==> flow/design.v <==
module coeff_selector #(
    parameter TAP_WIDTH      = 32,
    parameter FF_TAP_COUNT   = 4,
    parameter FB_TAP_COUNT   = 3,
    parameter NUM_LP_FILTERS   = 20
)
(
    input  logic [8:0]           filter_index,   
    output logic [FF_TAP_COUNT*TAP_WIDTH-1:0]   B_flat,        
    output logic [FB_TAP_COUNT*TAP_WIDTH-1:0]   A_flat         
);
    logic signed [TAP_WIDTH-1:0] mem [0:NUM_LP_FILTERS*2*FF_TAP_COUNT-1];
    initial begin
        mem[0*8+0*4+0] = 2;
        mem[0*8+0*4+1] = 6;
        mem[0*8+0*4+2] = 6;
        mem[0*8+0*4+3] = 2;
        mem[0*8+1*4+0] = -22432;
        mem[0*8+1*4+1] = 20560;
        mem[0*8+1*4+2] = -6303;
        mem[0*8+1*4+3] = 0;
        mem[1*8+0*4+0] = 14;
        mem[1*8+0*4+1] = 43;
        mem[1*8+0*4+2] = 43;
        mem[1*8+0*4+3] = 14;
        mem[1*8+1*4+0] = -20298;
        mem[1*8+1*4+1] = 17066;
        mem[1*8+1*4+2] = -4845;
        mem[1*8+1*4+3] = 0;
        mem[2*8+0*4+0] = 43;
        mem[2*8+0*4+1] = 130;
        mem[2*8+0*4+2] = 130;
        mem[2*8+0*4+3] = 43;
        mem[2*8+1*4+0] = -18179;
        mem[2*8+1*4+1] = 14050;
        mem[2*8+1*4+2] = -3715;
        mem[2*8+1*4+3] = 0;
        mem[3*8+0*4+0] = 92;
        mem[3*8+0*4+1] = 278;
        mem[3*8+0*4+2] = 278;
        mem[3*8+0*4+3] = 92;
        mem[3*8+1*4+0] = -16080;
        mem[3*8+1*4+1] = 11468;
        mem[3*8+1*4+2] = -2837;
        mem[3*8+1*4+3] = 0;
        mem[4*8+0*4+0] = 164;
        mem[4*8+0*4+1] = 493;
        mem[4*8+0*4+2] = 493;
        mem[4*8+0*4+3] = 164;
        mem[4*8+1*4+0] = -14004;
        mem[4*8+1*4+1] = 9282;
        mem[4*8+1*4+2] = -2154;
        mem[4*8+1*4+3] = 0;
        mem[5*8+0*4+0] = 259;
        mem[5*8+0*4+1] = 778;
        mem[5*8+0*4+2] = 778;
        mem[5*8+0*4+3] = 259;
        mem[5*8+1*4+0] = -11952;
        mem[5*8+1*4+1] = 7457;
        mem[5*8+1*4+2] = -1620;
        mem[5*8+1*4+3] = 0;
        mem[6*8+0*4+0] = 378;
        mem[6*8+0*4+1] = 1136;
        mem[6*8+0*4+2] = 1136;
        mem[6*8+0*4+3] = 378;
        mem[6*8+1*4+0] = -9922;
        mem[6*8+1*4+1] = 5962;
        mem[6*8+1*4+2] = -1201;
        mem[6*8+1*4+3] = 0;
        mem[7*8+0*4+0] = 523;
        mem[7*8+0*4+1] = 1569;
        mem[7*8+0*4+2] = 1569;
        mem[7*8+0*4+3] = 523;
        mem[7*8+1*4+0] = -7911;
        mem[7*8+1*4+1] = 4773;
        mem[7*8+1*4+2] = -868;
        mem[7*8+1*4+3] = 0;
        mem[8*8+0*4+0] = 692;
        mem[8*8+0*4+1] = 2078;
        mem[8*8+0*4+2] = 2078;
        mem[8*8+0*4+3] = 692;
        mem[8*8+1*4+0] = -5918;
        mem[8*8+1*4+1] = 3868;
        mem[8*8+1*4+2] = -599;
        mem[8*8+1*4+3] = 0;
        mem[9*8+0*4+0] = 888;
        mem[9*8+0*4+1] = 2666;
        mem[9*8+0*4+2] = 2666;
        mem[9*8+0*4+3] = 888;
        mem[9*8+1*4+0] = -3937;
        mem[9*8+1*4+1] = 3232;
        mem[9*8+1*4+2] = -376;
        mem[9*8+1*4+3] = 0;
        mem[10*8+0*4+0] = 1112;
        mem[10*8+0*4+1] = 3337;
        mem[10*8+0*4+2] = 3337;
        mem[10*8+0*4+3] = 1112;
        mem[10*8+1*4+0] = -1966;
        mem[10*8+1*4+1] = 2855;
        mem[10*8+1*4+2] = -181;
        mem[10*8+1*4+3] = 0;
        mem[11*8+0*4+0] = 1365;
        mem[11*8+0*4+1] = 4095;
        mem[11*8+0*4+2] = 4095;
        mem[11*8+0*4+3] = 1365;
        mem[11*8+1*4+0] = -0;
        mem[11*8+1*4+1] = 2730;
        mem[11*8+1*4+2] = -0;
        mem[11*8+1*4+3] = 0;
        mem[12*8+0*4+0] = 1649;
        mem[12*8+0*4+1] = 4948;
        mem[12*8+0*4+2] = 4948;
        mem[12*8+0*4+3] = 1649;
        mem[12*8+1*4+0] = 1966;
        mem[12*8+1*4+1] = 2855;
        mem[12*8+1*4+2] = 181;
        mem[12*8+1*4+3] = 0;
        mem[13*8+0*4+0] = 1967;
        mem[13*8+0*4+1] = 5901;
        mem[13*8+0*4+2] = 5901;
        mem[13*8+0*4+3] = 1967;
        mem[13*8+1*4+0] = 3937;
        mem[13*8+1*4+1] = 3232;
        mem[13*8+1*4+2] = 376;
        mem[13*8+1*4+3] = 0;
        mem[14*8+0*4+0] = 2322;
        mem[14*8+0*4+1] = 6966;
        mem[14*8+0*4+2] = 6966;
        mem[14*8+0*4+3] = 2322;
        mem[14*8+1*4+0] = 5918;
        mem[14*8+1*4+1] = 3868;
        mem[14*8+1*4+2] = 599;
        mem[14*8+1*4+3] = 0;
        mem[15*8+0*4+0] = 2718;
        mem[15*8+0*4+1] = 8154;
        mem[15*8+0*4+2] = 8154;
        mem[15*8+0*4+3] = 2718;
        mem[15*8+1*4+0] = 7911;
        mem[15*8+1*4+1] = 4773;
        mem[15*8+1*4+2] = 868;
        mem[15*8+1*4+3] = 0;
        mem[16*8+0*4+0] = 3159;
        mem[16*8+0*4+1] = 9479;
        mem[16*8+0*4+2] = 9479;
        mem[16*8+0*4+3] = 3159;
        mem[16*8+1*4+0] = 9922;
        mem[16*8+1*4+1] = 5962;
        mem[16*8+1*4+2] = 1201;
        mem[16*8+1*4+3] = 0;
        mem[17*8+0*4+0] = 3652;
        mem[17*8+0*4+1] = 10958;
        mem[17*8+0*4+2] = 10958;
        mem[17*8+0*4+3] = 3652;
        mem[17*8+1*4+0] = 11952;
        mem[17*8+1*4+1] = 7457;
        mem[17*8+1*4+2] = 1620;
        mem[17*8+1*4+3] = 0;
        mem[18*8+0*4+0] = 4204;
        mem[18*8+0*4+1] = 12612;
        mem[18*8+0*4+2] = 12612;
        mem[18*8+0*4+3] = 4204;
        mem[18*8+1*4+0] = 14004;
        mem[18*8+1*4+1] = 9282;
        mem[18*8+1*4+2] = 2154;
        mem[18*8+1*4+3] = 0;
        mem[19*8+0*4+0] = 4822;
        mem[19*8+0*4+1] = 14467;
        mem[19*8+0*4+2] = 14467;
        mem[19*8+0*4+3] = 4822;
        mem[19*8+1*4+0] = 16080;
        mem[19*8+1*4+1] = 11468;
        mem[19*8+1*4+2] = 2837;
        mem[19*8+1*4+3] = 0;
    end
    always_comb begin
        B_flat = '0;
        A_flat = '0;
        if (filter_index < NUM_LP_FILTERS) begin
            B_flat[0*TAP_WIDTH +: TAP_WIDTH] = mem[filter_index*8+0*4+0];
            B_flat[1*TAP_WIDTH +: TAP_WIDTH] = mem[filter_index*8+0*4+1];
            B_flat[2*TAP_WIDTH +: TAP_WIDTH] = mem[filter_index*8+0*4+2];
            B_flat[3*TAP_WIDTH +: TAP_WIDTH] = mem[filter_index*8+0*4+3];
            A_flat[0*TAP_WIDTH +: TAP_WIDTH] = mem[filter_index*8+1*4+0];
            A_flat[1*TAP_WIDTH +: TAP_WIDTH] = mem[filter_index*8+1*4+1];
            A_flat[2*TAP_WIDTH +: TAP_WIDTH] = mem[filter_index*8+1*4+2];
        end
    end
endmodule
module iir_filter 
#(
    parameter DATA_IN_WIDTH  = 16,
    parameter DATA_OUT_WIDTH = 32,
    parameter TAP_WIDTH      = 16,
    parameter FF_TAP_COUNT   = 4,
    parameter FB_TAP_COUNT   = 3
)
(
    input  wire                               clk,
    input  wire                               reset_n,
    input  wire   signed [DATA_IN_WIDTH-1:0]  data_in,
    output wire    signed [DATA_OUT_WIDTH-1:0] data_out,
    input  wire   [FF_TAP_COUNT*TAP_WIDTH-1:0] B_flat,
    input  wire   [FB_TAP_COUNT*TAP_WIDTH-1:0] A_flat
);
    reg signed [DATA_IN_WIDTH-1:0] x_delay [0:FF_TAP_COUNT-2];
    reg signed [DATA_OUT_WIDTH-1:0] y_delay [0:FF_TAP_COUNT-2];
    wire signed [DATA_OUT_WIDTH-1:0] w_product_a [0:FB_TAP_COUNT-1];
    wire signed [DATA_OUT_WIDTH-1:0] w_product_b [0:FF_TAP_COUNT-1];
    integer i, j;
    wire signed [DATA_OUT_WIDTH-1:0] sum;
    reg signed [DATA_IN_WIDTH-1:0] r_x;
    reg signed [DATA_OUT_WIDTH-1:0] data_out_reg;
    wire signed [TAP_WIDTH-1:0] B [0:FF_TAP_COUNT-1] ;
    wire signed [TAP_WIDTH-1:0] A [0:FB_TAP_COUNT-1] ;
    generate
        genvar k;
        for (k = 0; k < FF_TAP_COUNT; k = k + 1) begin : b_unpack
            assign B[k] = B_flat[k*TAP_WIDTH +: TAP_WIDTH];
        end
        for (k = 0; k < FB_TAP_COUNT; k = k + 1) begin : a_unpack
            assign A[k] = A_flat[k*TAP_WIDTH +: TAP_WIDTH];
        end
    endgenerate
    always @(posedge clk or negedge reset_n) begin
        if (!reset_n) begin
            for (i = 0; i < FF_TAP_COUNT-1; i = i + 1)
                x_delay[i] <= 0;
            for (j = 0; j < FF_TAP_COUNT-1; j = j + 1)
                y_delay[j] <= 0;
            r_x <= 0;
            data_out_reg <= 0;
        end else begin
            r_x <= data_in;
            for (i = 1; i < FF_TAP_COUNT-1; i = i + 1)
                x_delay[i] <= x_delay[i-1];
            x_delay[0] <= r_x;
            for (j = 1; j < FF_TAP_COUNT-1; j = j + 1)
                y_delay[j] <= y_delay[j-1];
            y_delay[0] <= sum >>> TAP_WIDTH-3;
            data_out_reg <= sum >>> TAP_WIDTH-3;
        end
    end
    generate
		 genvar o;
		 for (o = 0; o < FB_TAP_COUNT; o = o + 1) begin : a_loop
		 assign w_product_a[o] = (-(A[o]) * y_delay[o]);
		 end
    endgenerate
    generate
		 genvar c;
		 for (c = 1; c < FF_TAP_COUNT; c = c + 1) begin : b_loop
		 assign w_product_b[c] = B[c] * x_delay[c-1];
		 end
    endgenerate
    assign w_product_b[0] = B[0] * r_x;
    wire signed [DATA_OUT_WIDTH-1:0] sum_a = w_product_a[0]+w_product_a[1]+w_product_a[2];
    wire signed [DATA_OUT_WIDTH-1:0] sum_b = w_product_b[0]+w_product_b[1]+w_product_b[2]+w_product_b[3];
    assign sum = sum_a + sum_b;
    assign data_out = data_out_reg;
endmodule
module iir_variable_filter
#(
    parameter DATA_IN_WIDTH  = 16,
    parameter DATA_OUT_WIDTH = 32,
    parameter TAP_WIDTH      = 16,
    parameter FF_TAP_COUNT   = 4,
    parameter FB_TAP_COUNT   = 3,
    parameter NUM_LP_FILTERS = 20
)
(
    input  wire                               clk,
    input  wire                               reset_n,
    input  wire        [8:0]                  filter_index,
    input  wire signed [DATA_IN_WIDTH-1:0]    data_in,
    output wire signed [DATA_OUT_WIDTH-1:0]   data_out
);
    wire [FF_TAP_COUNT*TAP_WIDTH-1:0] B_flat;
    wire [FB_TAP_COUNT*TAP_WIDTH-1:0] A_flat;
    coeff_selector #(
        .TAP_WIDTH(TAP_WIDTH),
        .FF_TAP_COUNT(FF_TAP_COUNT),
        .FB_TAP_COUNT(FB_TAP_COUNT),
        .NUM_LP_FILTERS(NUM_LP_FILTERS)
    ) coeff_sel (
        .filter_index(filter_index),
        .B_flat(B_flat),
        .A_flat(A_flat)
    );
    iir_filter #(
        .DATA_IN_WIDTH(DATA_IN_WIDTH),
        .DATA_OUT_WIDTH(DATA_OUT_WIDTH),
        .TAP_WIDTH(TAP_WIDTH),
        .FF_TAP_COUNT(FF_TAP_COUNT),
        .FB_TAP_COUNT(FB_TAP_COUNT)
    ) IIR (
        .clk(clk),
        .reset_n(reset_n),
        .data_in(data_in),
        .data_out(data_out),
        .B_flat(B_flat),
        .A_flat(A_flat)
    );
endmodule
Reports on iir_variable_filter. Tool output for the design above, in the order of the flow. Line numbers count from 1 in the design file above. Cell names lack the library's common part. Not given: n/a

Top: iir_variable_filter. Clock: clk. Cell library: sky130hd. Timing corner: tt_025C_1v80.

After elaboration. Yosys after proc, flatten, opt, wreduce and memory -nomap, before mapping. Enables and synchronous resets that opt folds into registers are not counted as muxes. Print and check cells are not counted. Equal cells are merged and count once. Memory sizes are those after Yosys's memory passes, which may raise the word count (mostly to a power of two), join words into wider ones and drop unused or constant bits.

The entry for $mul reads 7. The figure for mux-type cells is 7. The figure for $add $sub $neg is 15. Under magnitude comparators stands 1.

Operator list (number): 16-bit by 16-bit multiplier with 32-bit output (4); 32-bit by 19-bit multiplier with 32-bit output (3); 32-bit adder (6); 16-bit two-way mux (7); 16-bit negator with 32-bit output (3); 8-bit by 2-bit adder with 8-bit output with constant B (3); 8-bit by 1-bit adder with 8-bit output with constant B (2); 9-bit by 5-bit < comparator with 1-bit output with constant B (1); 8-bit by 3-bit adder with 8-bit output with constant B (1).

The entry for cells after elaboration reads 38. For output and inout port bits the number is 32. For flip-flop bits (word level) the number is 121. For memory bits (read-only) the number is 2560. The entry for memories reads 1.

Memories: coeff_sel.mem (depth 160, bits a word 16, rd ports 7, write ports 0, line 12) `logic signed [TAP_WIDTH-1:0] mem [0:NUM_LP_FILTERS*2*FF_TAP_COUNT-1];`.

Logic depth. Yosys ltp: most cells in a row. Word level: on the elaborated netlist, between registers, memories and ports. Mapped: between sequential cells and ports; inverters and the memories' decode and read muxes count.

The entry for depth after elaboration reads 7. ABC_AREA: 0. The entry for depth in mapped cells reads 49. Under gate-level depth less buffers stands 47.

After synthesis. Source: synth_stat.txt of the flow (Yosys; design flattened, memories mapped). It holds for the ABC_AREA given above (unset counts as 0); a run with the other value may have another netlist. The area totals of this step are shown rounded.

Area of sequential cells: 3030 µm². Mapped cells: 8032. For buffer cells the number is 388. Chip area (Yosys): 74600 µm². The entry for flip-flops reads 121.

Cell types: fa_1 (number 2006, area in all 4.02E+04 µm²); inv_1 (number 2336, area in all 8768.41 µm²); ha_1 (number 581, area in all 7.27E+03 µm²); and2_1 (number 736, area in all 4.6E+03 µm²); nand2_1 (number 1114, area in all 4181.51 µm²); dfrtp_1 (number 121, area in all 3.03E+03 µm²); clkbuf_1 (number 339, area in all 1272.47 µm²); xnor2_1 (number 135, area in all 1.18E+03 µm²); nand2b_1 (number 84, area in all 525.504 µm²); nor2b_1 (number 60, area in all 375.36 µm²); and3_1 (number 56, area in all 350.336 µm²); nor2_1 (number 91, area in all 341.578 µm²); a21oi_1 (number 62, area in all 310.298 µm²); o21ai_0 (number 44, area in all 220.211 µm²); xor2_1 (number 25, area in all 218.96 µm²); buf_4 (number 18, area in all 135.13 µm²); nor3_1 (number 23, area in all 115.11 µm²); buf_6 (number 10, area in all 112.608 µm²).

Not listed: further types 66, cells in them 191. The figures by module come from a second, unflattened synthesis with its own total; it is not the netlist above.

Cell total of the unflattened synthesis: 8801. Under area (unflattened synthesis) stands 83400 µm².

Rows give one instance, submodules left out.

Modules: iir_filter (area 80900 µm², sequential area 3030 µm², cells 8393, times used 1); coeff_selector (area 2510 µm², sequential area 0.0 µm², cells 408, times used 1); iir_variable_filter (area 0.0 µm², sequential area 0.0 µm², cells 0, times used 1).

Worst setup path after synthesis. OpenSTA on the mapped netlist: ideal clock, no wires. The path of least setup slack (recovery checks aside). Input and output delay are each 20% of the period. Register names are those of the netlist, which keeps one name where synthesis merged equal registers.

Path kind: input port to flip-flop. Start: in filter_index[1]. End: reg IIR.y_delay[0][18]. Under input delay stands 3000 ps. Delay of the path: 11625 ps. For arrival the number is 14491 ps. The entry for period reads 15000 ps. Under driving pins on the path stands 46. Under path buffers stands 5. The entry for slack reads 375 ps. The entry for period reached after synthesis reads 14625 ps.

"delay of the path" = arrival - input delay + setup time. "driving pins on the path" counts driving pins, that of a launching flip-flop among them; a cell with two outputs on the path counts twice. "period reached after synthesis" is the clock period less the worst setup slack; recovery checks do not enter. This is arithmetic on one report: input and output delays are still those of the set period (20% each). Between the ends stands the longest chain of elaborated cells between them, by number of cells; it is not shown to be the way that was timed. Of several equally long chains one is given. A line is the first line of the expression or statement that the cell stems from. Yosys adds cells for indexed reads and writes and turns some case tables into memories. A memory read counts as a cell of the chain, while the word-level depth stops at memories. At most two assigning lines are given for a register; there are more.

Cell sequence: buf_2 inv_1 ha_1 buf_2 or2_4 o311a_1 o31ai_4 nand3_2 nand2b_4 or2_4 clkbuf_1 clkbuf_1 ha_1 clkbuf_1 nand2b_1 fa_1 inv_1 fa_1 [10 not listed] fa_1 fa_1 inv_1 fa_1 inv_1 ha_1 a21o_1 a21o_1 a221oi_1 o21ai_1 a31oi_1 o22ai_1 a221o_1 a21oi_1 o21bai_1 a21o_1 a21oi_1 xnor3_1. For cells in the longest elaborated chain the number is 9. The figure for elaborated cells between the ends (all ways) is 31. Those cells by class: add/sub: 15; mul: 7; compare: 1; mux: 7; memory: 1.

RTL lines, path post-synthesis: start, declared (line 273) `input  wire        [8:0]                  filter_index,`; 8-bit by 3-bit adder with 8-bit output (line 184) `A_flat[1*TAP_WIDTH +: TAP_WIDTH] = mem[filter_index*8+1*4+1];`; 8-bit by 1-bit adder with 8-bit output (line 184); memory 160 x 16 bit (line 12) `logic signed [TAP_WIDTH-1:0] mem [0:NUM_LP_FILTERS*2*FF_TAP_COUNT-1];`; 16-bit two-way mux (line 178) `if (filter_index < NUM_LP_FILTERS) begin`; 16-bit negator with 32-bit output (line 246); 32-bit by 19-bit multiplier with 32-bit output (line 246); 32-bit adder x2 (line 256); 32-bit adder (line 258) `assign sum = sum_a + sum_b;`; end, assigned (line 238) `y_delay[j] <= y_delay[j-1];`; end, assigned (line 239) `y_delay[0] <= sum >>> TAP_WIDTH-3;`; end, declared (line 206) `reg signed [DATA_OUT_WIDTH-1:0] y_delay [0:FF_TAP_COUNT-2];`.

Path in the finished layout. Path of least setup slack in the final report of stored run 2 (OpenROAD, finished layout, wires in). Where an end is a register, its clock arrival counts in the times. The path's times are printed in steps of 10 ps; the period is the one set.

Path kind: input port to flip-flop. Start: in filter_index[4]. End: reg IIR.y_delay[0][18]. For arrival the number is 15300 ps. Under path buffers stands 4. The entry for slack reads 150 ps. The entry for period reads 15000 ps. Under driving pins on the path stands 37. Under input delay stands 3000 ps.

Between the ends stands the longest chain of elaborated cells between them, by number of cells; it is not shown to be the way that was timed. Of several equally long chains one is given. A memory read counts as a cell of the chain, while the word-level depth stops at memories. At most two assigning lines are given for a register; there are more.

Cell sequence: clkdlybuf4s50_1 inv_1 buf_2 buf_2 nand2_1 a21oi_1 clkbuf_1 and2_1 fa_1 fa_1 inv_1 fa_1 fa_1 fa_1 inv_1 fa_1 inv_1 fa_1 fa_1 inv_1 fa_1 fa_1 inv_1 fa_1 inv_1 ha_1 a21o_1 a221oi_2 o21ai_2 a31oi_4 o22ai_4 a221o_1 a21oi_2 o21bai_2 a21o_1 a21oi_4 xnor3_1. For cells in the longest elaborated chain the number is 9. The figure for elaborated cells between the ends (all ways) is 31. Those cells by class: add/sub: 15; mul: 7; compare: 1; mux: 7; memory: 1.

RTL lines, path after layout: start, declared (line 273) `input  wire        [8:0]                  filter_index,`; 8-bit by 3-bit adder with 8-bit output (line 184) `A_flat[1*TAP_WIDTH +: TAP_WIDTH] = mem[filter_index*8+1*4+1];`; 8-bit by 1-bit adder with 8-bit output (line 184); memory 160 x 16 bit (line 12) `logic signed [TAP_WIDTH-1:0] mem [0:NUM_LP_FILTERS*2*FF_TAP_COUNT-1];`; 16-bit two-way mux (line 178) `if (filter_index < NUM_LP_FILTERS) begin`; 16-bit negator with 32-bit output (line 246); 32-bit by 19-bit multiplier with 32-bit output (line 246); 32-bit adder x2 (line 256); 32-bit adder (line 258) `assign sum = sum_a + sum_b;`; end, assigned (line 238) `y_delay[j] <= y_delay[j-1];`; end, assigned (line 239) `y_delay[0] <= sum >>> TAP_WIDTH-3;`; end, declared (line 206) `reg signed [DATA_OUT_WIDTH-1:0] y_delay [0:FF_TAP_COUNT-2];`.

==> runs of iir_variable_filter <==
Stored flow runs of iir_variable_filter (3 of them; Yosys, OpenROAD, sky130hd). They differ in their settings and are not a sequence. Constraints: input delay and output delay 20% of the set period each, output load 0.01 pF. By "achieved clock period" is meant the clock period of the run minus its worst setup slack. This is arithmetic on one report: input and output delays are still those of the set period (20% each). "worst setup path time" means the part of the period allowed to the worst setup path (the constraints hold back 20% at inputs and 20% at outputs) less its slack; where the path has registers, the arrival times of their clocks count too. "worst setup path time" is known to 10 ps. The measured numbers are rounded.

Stored run 1 has these settings: ABC_AREA 1; CELL_PAD_IN_SITES_DETAIL_PLACEMENT 1; CELL_PAD_IN_SITES_GLOBAL_PLACEMENT 0; CORE_ASPECT_RATIO 0.65; CORE_MARGIN 8; CORE_UTILIZATION 40; CTS_CLUSTER_DIAMETER 337; GPL_TIMING_DRIVEN 0; MAX_ROUTING_LAYER met4; MIN_ROUTING_LAYER met2; PLACE_DENSITY_LB_ADDON 0.03; SETUP_SLACK_MARGIN 1.47; period_ns 10.6; CAP_MARGIN 20; SLEW_MARGIN 20. Outcome: did not finish, routing stopped with GRT-0116.

Stored run 2 has these settings: CELL_PAD_IN_SITES_DETAIL_PLACEMENT 1; CORE_UTILIZATION 40; GPL_TIMING_DRIVEN 0; MAX_ROUTING_LAYER met4; period_ns 15.0; CAP_MARGIN 20; CORE_MARGIN 2; SLEW_MARGIN 20. The utilization after routing reads 0.439. The standard-cell area after layout is 81300 µm². The Yosys chip area after synthesis stands at 74600 µm². The worst setup path time comes to 11850 ps. Worst setup path kind: input port to flip-flop. The overall die area is 190000 µm². The measured worst slack on setup checks is 152 ps. The achieved clock period stands at 14848 ps. The measured setup total negative slack is 0 ps. The worst-case hold slack reads 380 ps.

Stored run 3 has these settings: ABC_AREA 1; CELL_PAD_IN_SITES_DETAIL_PLACEMENT 1; CORE_MARGIN 3; CORE_UTILIZATION 70; CTS_CLUSTER_DIAMETER 187; CTS_CLUSTER_SIZE 100; HOLD_SLACK_MARGIN 0.15; PLACE_DENSITY_LB_ADDON 0.06; period_ns 26.1; CAP_MARGIN 20; SLEW_MARGIN 20. Outcome: did not finish, placement stopped with DPL-0033.
